==> flow/design.v <==
module pit_counter(
    input             clk,
    input             rst_n,
    input             clock,
    input             gate,
    output reg        out,
    input       [7:0] data_in,
    input             set_control_mode,
    input             latch_count,
    input             latch_status,
    input             write,
    input             read,
    output      [7:0] data_out
);
reg [2:0] mode;
always @(posedge clk) begin
    if(rst_n == 1'b0)         mode <= 3'd2;
    else if(set_control_mode) mode <= data_in[3:1];
end
reg bcd;
always @(posedge clk) begin
    if(rst_n == 1'b0)         bcd <= 1'd0;
    else if(set_control_mode) bcd <= data_in[0];
end
reg [1:0] rw_mode;
always @(posedge clk) begin
    if(rst_n == 1'b0)         rw_mode <= 2'd1;
    else if(set_control_mode) rw_mode <= data_in[5:4];
end
reg [7:0] counter_l;
always @(posedge clk) begin
    if(rst_n == 1'b0)                               counter_l <= 8'd0;
    else if(set_control_mode)                       counter_l <= 8'd0;
    else if(write && rw_mode == 2'd3 && ~msb_write) counter_l <= data_in;
    else if(write && rw_mode == 2'd1)               counter_l <= data_in;
end
reg [7:0] counter_m;
always @(posedge clk) begin
    if(rst_n == 1'b0)                               counter_m <= 8'd0;
    else if(set_control_mode)                       counter_m <= 8'd0;
    else if(write && rw_mode == 2'd3 && msb_write)  counter_m <= data_in;
    else if(write && rw_mode == 2'd2)               counter_m <= data_in;
end
reg [7:0] output_l;
always @(posedge clk) begin
    if(rst_n == 1'b0)                       output_l <= 8'd0;
    else if(latch_count && ~output_latched) output_l <= counter[7:0];
    else if(~output_latched)                output_l <= counter[7:0];
end
reg [7:0] output_m;
always @(posedge clk) begin
    if(rst_n == 1'b0)                       output_m <= 8'd0;
    else if(latch_count && ~output_latched) output_m <= counter[15:8];
    else if(~output_latched)                output_m <= counter[15:8];
end
reg output_latched;
always @(posedge clk) begin
    if(rst_n == 1'b0)                               output_latched <= 1'b0;
    else if(set_control_mode)                       output_latched <= 1'b0;
    else if(latch_count)                            output_latched <= 1'b1;
    else if(read && (rw_mode != 2'd3 || msb_read))  output_latched <= 1'b0;
end
reg null_counter;
always @(posedge clk) begin
    if(rst_n == 1'b0)                                null_counter <= 1'b0;
    else if(set_control_mode)                        null_counter <= 1'b1;
    else if(write && (rw_mode != 2'd3 || msb_write)) null_counter <= 1'b1;
    else if(load)                                    null_counter <= 1'b0;
end
reg msb_write;
always @(posedge clk) begin
    if(rst_n == 1'b0)                       msb_write <= 1'b0;
    else if(set_control_mode)               msb_write <= 1'b0;
    else if(write_pulse && rw_mode == 2'd3) msb_write <= ~msb_write;
end
reg msb_read;
always @(posedge clk) begin
    if(rst_n == 1'b0)                      msb_read <= 1'b0;
    else if(set_control_mode)              msb_read <= 1'b0;
    else if(read_pulse && rw_mode == 2'd3) msb_read <= ~msb_read;
end
reg [7:0] status;
always @(posedge clk) begin
    if(rst_n == 1'b0)                        status <= 8'd0;
    else if(latch_status && ~status_latched) status <= { out, null_counter, rw_mode, mode, bcd };
end
reg status_latched;
always @(posedge clk) begin
    if(rst_n == 1'b0)           status_latched <= 1'b0;
    else if(set_control_mode)   status_latched <= 1'b0;
    else if(latch_status)       status_latched <= 1'b1;
    else if(read)               status_latched <= 1'b0;
end
assign data_out =
    (status_latched)               ? status   :
    (rw_mode == 2'd3 && ~msb_read) ? output_l :
    (rw_mode == 2'd3 &&  msb_read) ? output_m :
    (rw_mode == 2'd1)              ? output_l :
                                     output_m;
reg two_byte_write;
always @(posedge clk) begin
    if(rst_n == 1'b0)                 two_byte_write <= 1'b0;
    else if(write && rw_mode == 2'd3) two_byte_write <= 1'b1;
    else if(set_control_mode || load) two_byte_write <= 1'b0;
end
reg set_control_mode_last;
always @(posedge clk) set_control_mode_last <= set_control_mode;
reg set_control_mode_pulse;
always @(posedge clk) set_control_mode_pulse <= set_control_mode_last & ~set_control_mode;
reg write_last;
always @(posedge clk) write_last <= write;
reg write_pulse;
always @(posedge clk) write_pulse <= write_last & ~write;
reg read_last;
always @(posedge clk) read_last <= read;
reg read_pulse;
always @(posedge clk) read_pulse <= read_last & ~read;
reg clock_last;
always @(posedge clk) clock_last <= clock;
reg clock_pulse;
always @(posedge clk) clock_pulse <= clock_last & ~clock;
reg gate_last;
always @(posedge clk) gate_last <= gate;
reg gate_sampled;
always @(posedge clk) begin
    if(rst_n == 1'b0)             gate_sampled <= 1'b0;
    else if(~clock_last && clock) gate_sampled <= gate;
end
reg trigger;
always @(posedge clk) begin
    if(rst_n == 1'b0)             trigger <= 1'b0;
    else if(~gate_last && gate)   trigger <= 1'b1;
    else if(~clock_last && clock) trigger <= 1'b0;
end
reg trigger_sampled;
always @(posedge clk) begin
    if(rst_n == 1'b0)            trigger_sampled <= 1'b0;
    else if(~clock_last & clock) trigger_sampled <= trigger;
end
always @(posedge clk) begin
    if(rst_n == 1'b0)                                                 out <= 1'b1;
    else if(set_control_mode_pulse && mode      == 3'd0)              out <= 1'b0;
    else if(set_control_mode_pulse && mode      == 3'd1)              out <= 1'b1;
    else if(set_control_mode_pulse && mode[1:0] == 2'd2)              out <= 1'b1;
    else if(set_control_mode_pulse && mode[1:0] == 2'd3)              out <= 1'b1;
    else if(set_control_mode_pulse && mode      == 3'd4)              out <= 1'b1;
    else if(set_control_mode_pulse && mode      == 3'd5)              out <= 1'b1;
    else if(mode      == 3'd0 && (load || two_byte_write))            out <= 1'b0;
    else if(mode      == 3'd0 && counter == 16'd1 && enable)          out <= 1'b1;
    else if(mode      == 3'd1 && load)                                out <= 1'b0;
    else if(mode      == 3'd1 && counter == 16'd1 && enable)          out <= 1'b1;
    else if(mode[1:0] == 2'd2 && ~gate)                               out <= 1'b1;
    else if(mode[1:0] == 2'd2 && load)                                out <= 1'b1;
    else if(mode[1:0] == 2'd2 && counter == 16'd2 && enable)          out <= 1'b0;
    else if(mode[1:0] == 2'd3 && ~gate)                               out <= 1'b1;
    else if(mode[1:0] == 2'd3 && load && loaded && ~trigger_sampled)  out <= ~out;
    else if(mode      == 3'd4 && counter == 16'd1 && enable)          out <= 1'b0;
    else if(mode      == 3'd4 && counter == 16'd0 && enable)          out <= 1'b1;
    else if(mode      == 3'd5 && counter == 16'd1 && enable)          out <= 1'b0;
    else if(mode      == 3'd5 && counter == 16'd0 && enable)          out <= 1'b1;
end
reg written;
always @(posedge clk) begin
    if(rst_n == 1'b0)                                    written <= 1'b0;
    else if(set_control_mode)                            written <= 1'b0;
    else if(write_pulse && rw_mode != 2'd3)              written <= 1'b1;
    else if(write_pulse && rw_mode == 2'd3 && msb_write) written <= 1'b1;
    else if(load)                                        written <= 1'b0;
end
reg control_set;
always @(posedge clk) begin
    if(rst_n == 1'b0)         control_set <= 1'b0;
    else if(set_control_mode) control_set <= 1'b1;
    else if(load)             control_set <= 1'b0;
end
reg loaded;
always @(posedge clk) begin
    if(rst_n == 1'b0)         loaded <= 1'b0;
    else if(set_control_mode) loaded <= 1'b0;
    else if(load)             loaded <= 1'b1;
end
wire load = 
    (mode      == 3'd0 &&   written) ||                  
    clock_pulse && (
    (mode      == 3'd1 &&   trigger_sampled) ||
    (mode[1:0] == 2'd2 && ((written && control_set) || trigger_sampled || (loaded && gate_sampled && counter == 16'd1))) ||
    (mode[1:0] == 2'd3 && ((written && control_set) || trigger_sampled || (loaded && gate_sampled && counter == ((counter_l[0] & out) ? 16'd0 : 16'd2)))) ||
    (mode      == 3'd4 &&   written) ||
    (mode      == 3'd5 && ((written && control_set) || loaded) && trigger_sampled)
);
wire enable = ~load && loaded && clock_pulse && (
    (mode      == 3'd0 && gate_sampled && ~two_byte_write) ||
    (mode      == 3'd1) ||
    (mode[1:0] == 2'd2 && gate_sampled) ||
    (mode[1:0] == 2'd3 && gate_sampled) ||
    (mode      == 3'd4 && gate_sampled) ||
    (mode      == 3'd5)
);
wire [15:0] counter_minus_1 =
    (bcd && !counter[15:0]) ? 16'h9999 :
    (bcd && !counter[11:0]) ? { counter[15:12] - 1'd1, 12'h999 } :
    (bcd && !counter[7:0])  ? { counter[15:8]  - 1'd1,   8'h99 } :
    (bcd && !counter[3:0])  ? { counter[15:4]  - 1'd1,    4'h9 } :
                                counter - 1'd1;
reg [15:0] counter;
always @(posedge clk) begin
    if(rst_n == 1'b0) counter <= 16'd0;
    else if(load)     counter <= {counter_m, counter_l[7:1], counter_l[0] & (mode[1:0] != 2'd3)};
    else if(enable)   counter <= counter_minus_1 - (mode[1:0] == 2'd3);
end
endmodule
module pit(
	input               clk,
	input               rst_n,
	output              irq,
	input       [2:0]   io_address,
	input               io_read,
	output reg  [7:0]   io_readdata,
	input               io_write,
	input       [7:0]   io_writedata,
	output              speaker_out,
	input      [27:0]   clock_rate
);
reg [27:0] clk_rate;
always @(posedge clk) clk_rate <= clock_rate;
reg ce_system_counter;
reg [27:0] sum;
always @(posedge clk) begin : system_counter
	reg [27:0] sum_next;
	sum_next = sum + 28'd2386362;  
	ce_system_counter <= 1'b0;
	if(rst_n == 1'b0) sum <= 28'd0;
	else if(sum_next >= clk_rate) begin
		sum <= sum_next - clk_rate;
		ce_system_counter <= 1'b1;
	end
	else sum <= sum_next;
end
reg system_clock;
always @(posedge clk) begin
    if(rst_n == 1'b0)           system_clock <= 1'b0;
    else if(ce_system_counter)  system_clock <= ~system_clock;
end
always @(posedge clk) if(io_read) io_readdata <=
    (io_read && io_address == 0) ? counter_0_readdata :
    (io_read && io_address == 1) ? counter_1_readdata :
    (io_read && io_address == 2) ? counter_2_readdata :
    (io_read && io_address[2])   ? { 2'b0, spk_out, counter_1_toggle, 2'b0, speaker_enable, speaker_gate } :
                                     8'd0;  
reg [5:0] counter_1_cnt;
always @(posedge clk) begin
    if(rst_n == 1'b0)                                       counter_1_cnt <= 6'd0;
    else if(ce_system_counter && counter_1_cnt == 6'd35)    counter_1_cnt <= 6'd0;
    else if(ce_system_counter)                              counter_1_cnt <= counter_1_cnt + 6'd1;
end
reg counter_1_toggle;
always @(posedge clk) begin
    if(rst_n == 1'b0)                                       counter_1_toggle <= 1'b0;
    else if(ce_system_counter && counter_1_cnt == 6'd35)    counter_1_toggle <= ~(counter_1_toggle);
end
reg speaker_gate;
always @(posedge clk) begin
    if(rst_n == 1'b0)                  speaker_gate <= 1'b0;
    else if(io_write && io_address[2]) speaker_gate <= io_writedata[0];
end
reg speaker_enable;
always @(posedge clk) begin
    if(rst_n == 1'b0)                  speaker_enable <= 1'b0;
    else if(io_write && io_address[2]) speaker_enable <= io_writedata[1];
end
assign speaker_out = spk_out & speaker_enable;
wire [7:0] counter_0_readdata;
wire [7:0] counter_1_readdata;
wire [7:0] counter_2_readdata;
pit_counter pit_counter_0(
    .clk                (clk),
    .rst_n              (rst_n),
    .clock              (system_clock),      
    .gate               (1'b1),              
    .out                (irq),               
    .data_in            (io_writedata),                                                                                                                                       
    .set_control_mode   (io_write && io_address == 3 && io_writedata[7:6] == 2'b00 && io_writedata[5:4] != 2'b00),                                                            
    .latch_count        (io_write && io_address == 3 && ((io_writedata[7:6] == 2'b00 && io_writedata[5:4] == 2'b00) || (io_writedata[7:5] == 3'b110 && io_writedata[1]))),    
    .latch_status       (io_write && io_address == 3 && io_writedata[7:6] == 2'b11 && io_writedata[4] == 1'b0 && io_writedata[1]),                                            
    .write              (io_write && io_address == 0),                                                                                                                        
    .read               (io_read  && io_address == 0),                                                                                                                        
    .data_out           (counter_0_readdata)     
);
pit_counter pit_counter_1(
    .clk                (clk),
    .rst_n              (rst_n),
    .clock              (system_clock),      
    .gate               (1'b1),              
    /*verilator lint_off PINNOCONNECT*/
    .out                (),                  
    /*verilator lint_on PINNOCONNECT*/
    .data_in            (io_writedata),                                                                                                                                       
    .set_control_mode   (io_write && io_address == 3 && io_writedata[7:6] == 2'b01 && io_writedata[5:4] != 2'b00),                                                            
    .latch_count        (io_write && io_address == 3 && ((io_writedata[7:6] == 2'b01 && io_writedata[5:4] == 2'b00) || (io_writedata[7:5] == 3'b110 && io_writedata[2]))),    
    .latch_status       (io_write && io_address == 3 && io_writedata[7:6] == 2'b11 && io_writedata[4] == 1'b0 && io_writedata[2]),                                            
    .write              (io_write && io_address == 1),                                                                                                                        
    .read               (io_read  && io_address == 1),                                                                                                                        
    .data_out           (counter_1_readdata)     
);
wire spk_out;
pit_counter pit_counter_2(
    .clk                (clk),
    .rst_n              (rst_n),
    .clock              (system_clock),      
    .gate               (speaker_gate),      
    .out                (spk_out),           
    .data_in            (io_writedata),                                                                                                                                       
    .set_control_mode   (io_write && io_address == 3 && io_writedata[7:6] == 2'b10 && io_writedata[5:4] != 2'b00),                                                            
    .latch_count        (io_write && io_address == 3 && ((io_writedata[7:6] == 2'b10 && io_writedata[5:4] == 2'b00) || (io_writedata[7:5] == 3'b110 && io_writedata[3]))),    
    .latch_status       (io_write && io_address == 3 && io_writedata[7:6] == 2'b11 && io_writedata[4] == 1'b0 && io_writedata[3]),                                            
    .write              (io_write && io_address == 2),                                                                                                                        
    .read               (io_read  && io_address == 2),                                                                                                                        
    .data_out           (counter_2_readdata)     
);
endmodule
Wiki page: pit / tool data

* Step by step through the tools: pit
Each step is given for the RTL above and for the edited RTL.
"original" refers to lines of the RTL above, "edited" to lines of the edited file.
"difference": "edited" minus "original" as printed here. "relative change": 100 x difference / "original".
Operators: Yosys type, input widths -> output width; for muxes data width and select width s.
Cell names lack the library's common part.
A cell with -- has no value.
- Top module :: pit
- Clock :: clk
- Cell library :: sky130hd
- Library corner :: tt_025C_1v80

* Diff
Unified diff, file above to edited file.
This change comes from a script, not from a designer. The edited design behaves differently; no optimisation was intended.
#+begin_src diff
@@ -232,5 +232,5 @@
 	if(rst_n == 1'b0) sum <= 28'd0;
 	else if(sum_next >= clk_rate) begin
-		sum <= sum_next - clk_rate;
+		sum <= sum_next + clk_rate;
 		ce_system_counter <= 1'b1;
 	end
#+end_src

* Word-level counts
Counts by Yosys on the flattened word-level netlist (proc, flatten, opt, wreduce; memories kept). Register bits leave out memories and registers merged into their read ports (data or address). Print and check cells are left out.
** Storage and ports
- bits in registers :: original 318, edited 318, difference 0, relative change 0.00%
- input bits :: original 43, edited 43, difference 0, relative change 0.00%
- output and inout bits :: original 10, edited 10, difference 0, relative change 0.00%
- cells after elaboration :: original 716, edited 716, difference 0, relative change 0.00%
** Cells by class
- add/subtract/negate cells :: original 18, edited 18, difference 0, relative change 0.00%
- magnitude comparators :: original 1, edited 1, difference 0, relative change 0.00%
- equal/unequal tests :: original 53, edited 53, difference 0, relative change 0.00%
- mux-type cells :: original 154, edited 154, difference 0, relative change 0.00%
- bitwise logic cells :: original 57, edited 57, difference 0, relative change 0.00%
- reduce/logical cells :: original 340, edited 340, difference 0, relative change 0.00%
** Operators with widths
- $sub 28x28->28 :: original 1, edited 0, difference -1, relative change -100.00%
- $add 28x28->28 :: original 0, edited 1, difference +1
- $logic_and 1x1->1 :: original 229, edited 229, difference 0, relative change 0.00%
- $mux 1 :: original 92, edited 92, difference 0, relative change 0.00%
- $logic_or 1x1->1 :: original 57, edited 57, difference 0, relative change 0.00%
- $mux 8 :: original 39, edited 39, difference 0, relative change 0.00%
- $not 1->1 :: original 39, edited 39, difference 0, relative change 0.00%
- $reduce_bool 2->1 :: original 23, edited 23, difference 0, relative change 0.00%
- $and 1x1->1 :: original 18, edited 18, difference 0, relative change 0.00%
- $mux 16 :: original 18, edited 18, difference 0, relative change 0.00%
- $eq 2x2->1 const B :: original 17, edited 17, difference 0, relative change 0.00%
- $ne 2x2->1 const B :: original 9, edited 9, difference 0, relative change 0.00%
- $eq 3x3->1 const B :: original 7, edited 7, difference 0, relative change 0.00%
- $reduce_bool 3->1 :: original 6, edited 6, difference 0, relative change 0.00%
- $eq 2x1->1 const B :: original 4, edited 4, difference 0, relative change 0.00%
- $eq 3x1->1 const B :: original 4, edited 4, difference 0, relative change 0.00%
- $logic_not 3->1 :: original 4, edited 4, difference 0, relative change 0.00%
- $reduce_or 2->1 :: original 4, edited 4, difference 0, relative change 0.00%
- $eq 16x1->1 const B :: original 3, edited 3, difference 0, relative change 0.00%
- $eq 16x16->1 :: original 3, edited 3, difference 0, relative change 0.00%
- $eq 16x2->1 const B :: original 3, edited 3, difference 0, relative change 0.00%
- $logic_not 12->1 :: original 3, edited 3, difference 0, relative change 0.00%
- $logic_not 16->1 :: original 3, edited 3, difference 0, relative change 0.00%
- $logic_not 4->1 :: original 3, edited 3, difference 0, relative change 0.00%
- $logic_not 8->1 :: original 3, edited 3, difference 0, relative change 0.00%
- $mux 2 :: original 3, edited 3, difference 0, relative change 0.00%
- $sub 12x1->12 const B :: original 3, edited 3, difference 0, relative change 0.00%
- $sub 16x1->16 :: original 3, edited 3, difference 0, relative change 0.00%
Not every row of either side is listed.

* Longest topological paths
Yosys ltp: most cells in a row. Word level: on the elaborated netlist, between registers, memories and ports. Mapped: between sequential cells and ports; inverters and the memories' decode and read muxes count.
** Depth
- depth after elaboration :: original 35, edited 35, difference 0, relative change 0.00%
- ABC_AREA :: original 0, edited 0
- gate-level depth with buffers :: original 18, edited 18, difference 0, relative change 0.00%
- mapped depth without buffers :: original 16, edited 16, difference 0, relative change 0.00%

* After synthesis
Source: synth_stat.txt of the flow (Yosys; design flattened, memories mapped). It holds for the ABC_AREA given above (unset counts as 0); a run with the other value may have another netlist.
** Mapped netlist
- cell count :: original 2162, edited 2213, difference +51, relative change +2.36%
- mapped area (µm²) :: original 17441.7, edited 18089.8, difference +648.1, relative change +3.72%
- sequential part of the area (µm²) :: original 6406.1, edited 6406.1, difference 0.0, relative change 0.00%
- flip-flops :: original 316, edited 316, difference 0, relative change 0.00%
** Cells by type
- ha_1 :: original 58, edited 85, difference +27, relative change +46.55%
- buf_2 :: original 7, edited 27, difference +20, relative change +285.71%
- a21oi_1 :: original 157, edited 138, difference -19, relative change -12.10%
- a31oi_1 :: original 17, edited 34, difference +17, relative change +100.00%
- nor2_1 :: original 261, edited 277, difference +16, relative change +6.13%
- inv_1 :: original 83, edited 96, difference +13, relative change +15.66%
- clkbuf_1 :: original 108, edited 96, difference -12, relative change -11.11%
- nor3_1 :: original 51, edited 40, difference -11, relative change -21.57%
- mux2i_1 :: original 144, edited 154, difference +10, relative change +6.94%
- a21o_1 :: original 18, edited 8, difference -10, relative change -55.56%
- nor2b_1 :: original 32, edited 23, difference -9, relative change -28.12%
- and2_1 :: original 20, edited 12, difference -8, relative change -40.00%
- nor4_1 :: original 10, edited 18, difference +8, relative change +80.00%
- a211oi_1 :: original 15, edited 22, difference +7, relative change +46.67%
- o211a_1 :: original 6, edited 12, difference +6, relative change +100.00%
- nand2_1 :: original 224, edited 229, difference +5, relative change +2.23%
- o21ai_0 :: original 125, edited 120, difference -5, relative change -4.00%
- nor3b_1 :: original 15, edited 10, difference -5, relative change -33.33%
Not every row of either side is listed.
By module: a second synthesis without flattening, with its own total; a netlist apart from the flattened one above.
** Second synthesis, totals
- cell total of the unflattened synthesis :: original 2291, edited 2346, difference +55, relative change +2.40%
- area (unflattened synthesis) (µm²) :: original 19214.7, edited 19735.2, difference +520.5, relative change +2.71%
Each row is one instance without its submodules.
** By module, original
- pit_counter :: instances 3, cells 579, area 4863.4 µm², seq. area 1681.6 µm²
- pit :: instances 1, cells 554, area 4624.4 µm², seq. area 1581.5 µm²
** By module, edited
- pit_counter :: instances 3, cells 579, area 4863.4 µm², seq. area 1681.6 µm²
- pit :: instances 1, cells 609, area 5144.9 µm², seq. area 1581.5 µm²

* Timing after synthesis
Path of least setup slack by OpenSTA after synthesis, without wires, with an ideal clock, recovery checks aside; 20% of the period is set as input and as output delay. Where synthesis merged equal registers, the netlist keeps one of their names.
** Timing path post-synthesis
- path type :: original register -> register, edited register -> register
- start :: original register sum[1], edited register sum[1]
- end :: original register sum[26], edited register sum[27]
- period (ns) :: original 10.0, edited 10.0, difference 0.0, relative change 0.00%
- launch time at the first pin (ns) :: original 0.000, edited 0.000, difference 0.000
- arrival (ns) :: original 3.764, edited 3.796, difference +0.032, relative change +0.85%
- data required time (ns) :: original 9.884, edited 9.864, difference -0.020, relative change -0.20%
- path slack (ns) :: original 6.120, edited 6.068, difference -0.052
- delay of the path (ns) :: original 3.880, edited 3.932, difference +0.052, relative change +1.34%
- stages :: original 17, edited 18, difference +1, relative change +5.88%
- path buffers :: original 1, edited 3, difference +2, relative change +200.00%
- synthesis period reached (ns) :: original 3.88, edited 3.932, difference +0.052, relative change +1.34%
"delay of the path" is the arrival time less input delay plus setup time.
"stages" counts driving pins, that of a launching flip-flop among them; a cell with two outputs on the path counts twice.
"synthesis period reached" = period - worst setup slack (recovery checks aside). The figure is calculated, with input and output delays left at 20% of the set period.
The rows between start and end are the longest chain of elaborated cells between them; the timing report does not say that the signal goes this way. Where chains are equally long, one stands for them.
Each line given opens the expression or statement behind the cell; cells for indexed reads and writes are added by Yosys, which also makes memories of some case tables.
At most two assigning lines are given for a register; there are more.
On the way, post-synthesis, original:
- Path through :: dfxtp_1 ha_1 o41ai_1 a21oi_1 o221a_2 or2_1 nand4_1 xnor2_1 ha_1 a21o_1 a21o_1 a21oi_1 o21ai_0 a21oi_1 inv_1 clkbuf_1 o211a_1
- Cells in the longest elaborated chain :: 3
** RTL lines, path post-synthesis, original
- start, declared :: line 227 : reg [27:0] sum;
- start, assigned :: line 234 : sum <= sum_next - clk_rate;
- start, assigned :: line 237 : else sum <= sum_next;
- $add 28x22->28 :: line 230 : sum_next = sum + 28'd2386362;
- $sub 28x28->28 :: line 234
- $mux 28 :: line 233 : else if(sum_next >= clk_rate) begin
- end, assigned :: line 234
- end, assigned :: line 237
- end, declared :: line 227
On the way, post-synthesis, edited:
- Path through :: dfxtp_1 ha_1 o41ai_1 a21oi_1 o21ai_0 xor2_1 ha_1 clkbuf_1 a21o_1 a21o_1 a2111oi_0 o21ai_0 a21oi_1 o21ai_1 buf_2 clkbuf_1 o2111ai_1 o311ai_1
- Cells in the longest elaborated chain :: 3
** RTL lines, path post-synthesis, edited
- start, declared :: line 227 : reg [27:0] sum;
- start, assigned :: line 234 : sum <= sum_next + clk_rate;
- start, assigned :: line 237 : else sum <= sum_next;
- $add 28x22->28 :: line 230 : sum_next = sum + 28'd2386362;
- $add 28x28->28 :: line 234
- $mux 28 :: line 233 : else if(sum_next >= clk_rate) begin
- end, assigned :: line 234
- end, assigned :: line 237
- end, declared :: line 227

* Path in the finished layout
From the final timing report of each run of set A: the path of least setup slack in the routed layout; clock arrival at registers is part of the times.
** Timing path after layout
- path type :: original register -> register, edited register -> register
- start :: original register sum[1], edited register sum[3]
- end :: original register sum[22], edited register sum[2]
- period (ns) :: original 5.47, edited 5.47, difference 0.00, relative change 0.00%
- launch time at the first pin (ns) :: original 0.52, edited 0.55, difference +0.03, relative change +5.77%
- arrival (ns) :: original 5.06, edited 5.23, difference +0.17, relative change +3.36%
- data required time (ns) :: original 5.89, edited 5.88, difference -0.01, relative change -0.17%
- path slack (ns) :: original 0.83, edited 0.65, difference -0.18
- stages :: original 17, edited 16, difference -1, relative change -5.88%
- path buffers :: original 0, edited 1, difference +1
The rows between start and end are the longest chain of elaborated cells between them; the timing report does not say that the signal goes this way. Where chains are equally long, one stands for them.
At most two assigning lines are given for a register; there are more.
On the way, after layout, original:
- Path through :: dfxtp_1 ha_1 o41ai_1 a21oi_1 o21ai_0 nand2_1 nand3_1 xnor2_1 ha_1 nand4_1 nor3_1 and3_1 nand3b_1 a21oi_2 inv_1 nor2_1 a22o_1
- Cells in the longest elaborated chain :: 3
** RTL lines, path after layout, original
- start, declared :: line 227 : reg [27:0] sum;
- start, assigned :: line 234 : sum <= sum_next - clk_rate;
- start, assigned :: line 237 : else sum <= sum_next;
- $add 28x22->28 :: line 230 : sum_next = sum + 28'd2386362;
- $sub 28x28->28 :: line 234
- $mux 28 :: line 233 : else if(sum_next >= clk_rate) begin
- end, assigned :: line 234
- end, assigned :: line 237
- end, declared :: line 227
On the way, after layout, edited:
- Path through :: dfxtp_1 a2111oi_2 o21ai_1 a31oi_1 o21ai_1 a211oi_1 nor4_1 or2_2 ha_1 nand4b_1 o21bai_1 nand2_1 o21ai_2 buf_4 mux2i_1 nor2_1
- Cells in the longest elaborated chain :: 3
** RTL lines, path after layout, edited
- start, declared :: line 227 : reg [27:0] sum;
- start, assigned :: line 234 : sum <= sum_next + clk_rate;
- start, assigned :: line 237 : else sum <= sum_next;
- $add 28x22->28 :: line 230 : sum_next = sum + 28'd2386362;
- $ge 28x28->1 :: line 233 : else if(sum_next >= clk_rate) begin
- $mux 28 :: line 233
- end, assigned :: line 234
- end, assigned :: line 237
- end, declared :: line 227

* Measured runs
Both versions went through the flow (Yosys, OpenROAD) with the same settings in each pair. Constraints: input delay and output delay 20% of the set period each, output load 0.01 pF.
Flow settings, set A:
- CORE_UTILIZATION :: 40
- period_ns :: 5.47
- CAP_MARGIN :: 20
- CORE_MARGIN :: 2
- SLEW_MARGIN :: 20
** Final reports, set A
- netlist area reported by Yosys (µm²) :: original 17441.7, edited 18089.8, difference +648.1, relative change +3.72%
- full die area (µm²) :: original 45290.2, edited 46941.6, difference +1651.4, relative change +3.65%
- standard-cell area of the final layout (µm²) :: original 19628.8, edited 20309.5, difference +680.7, relative change +3.47%
- smallest setup slack (ns) :: original 0.833, edited 0.647, difference -0.186
- final setup TNS (ns) :: original 0.000, edited 0.000, difference 0.000
- power consumption (uW) :: original 6880, edited 6912, difference +32, relative change +0.47%
- achieved period (ns) :: original 4.637, edited 4.823, difference +0.186, relative change +4.01%
Flow settings, set B:
- CELL_PAD_IN_SITES_GLOBAL_PLACEMENT :: 0
- CORE_UTILIZATION :: 69
- GPL_ROUTABILITY_DRIVEN :: 1
- GPL_TIMING_DRIVEN :: 1
- PLACE_DENSITY_LB_ADDON :: 0.17
- SETUP_SLACK_MARGIN :: 0.71
- SLEW_MARGIN :: 30
- period_ns :: 7.11
- CAP_MARGIN :: 20
- CORE_MARGIN :: 2
** Final reports, set B
- netlist area reported by Yosys (µm²) :: original 17441.7, edited 18089.8, difference +648.1, relative change +3.72%
- full die area (µm²) :: original 26565.7, edited 27527.8, difference +962.1, relative change +3.62%
- standard-cell area of the final layout (µm²) :: original 19341.0, edited 19787.7, difference +446.7, relative change +2.31%
- smallest setup slack (ns) :: original 2.268, edited 2.268, difference 0.000
- final setup TNS (ns) :: original 0.000, edited 0.000, difference 0.000
- power consumption (uW) :: original 5460, edited 5126, difference -334, relative change -6.12%
- achieved period (ns) :: original 4.842, edited 4.842, difference 0.000, relative change 0.00%
"achieved period" = clock period - worst setup slack. The figure is calculated, with input and output delays left at 20% of the set period.
By "power consumption" is meant OpenSTA's value without simulated activity: inputs other than the clock are taken to toggle once in ten clock periods, and the tool carries that through the logic.
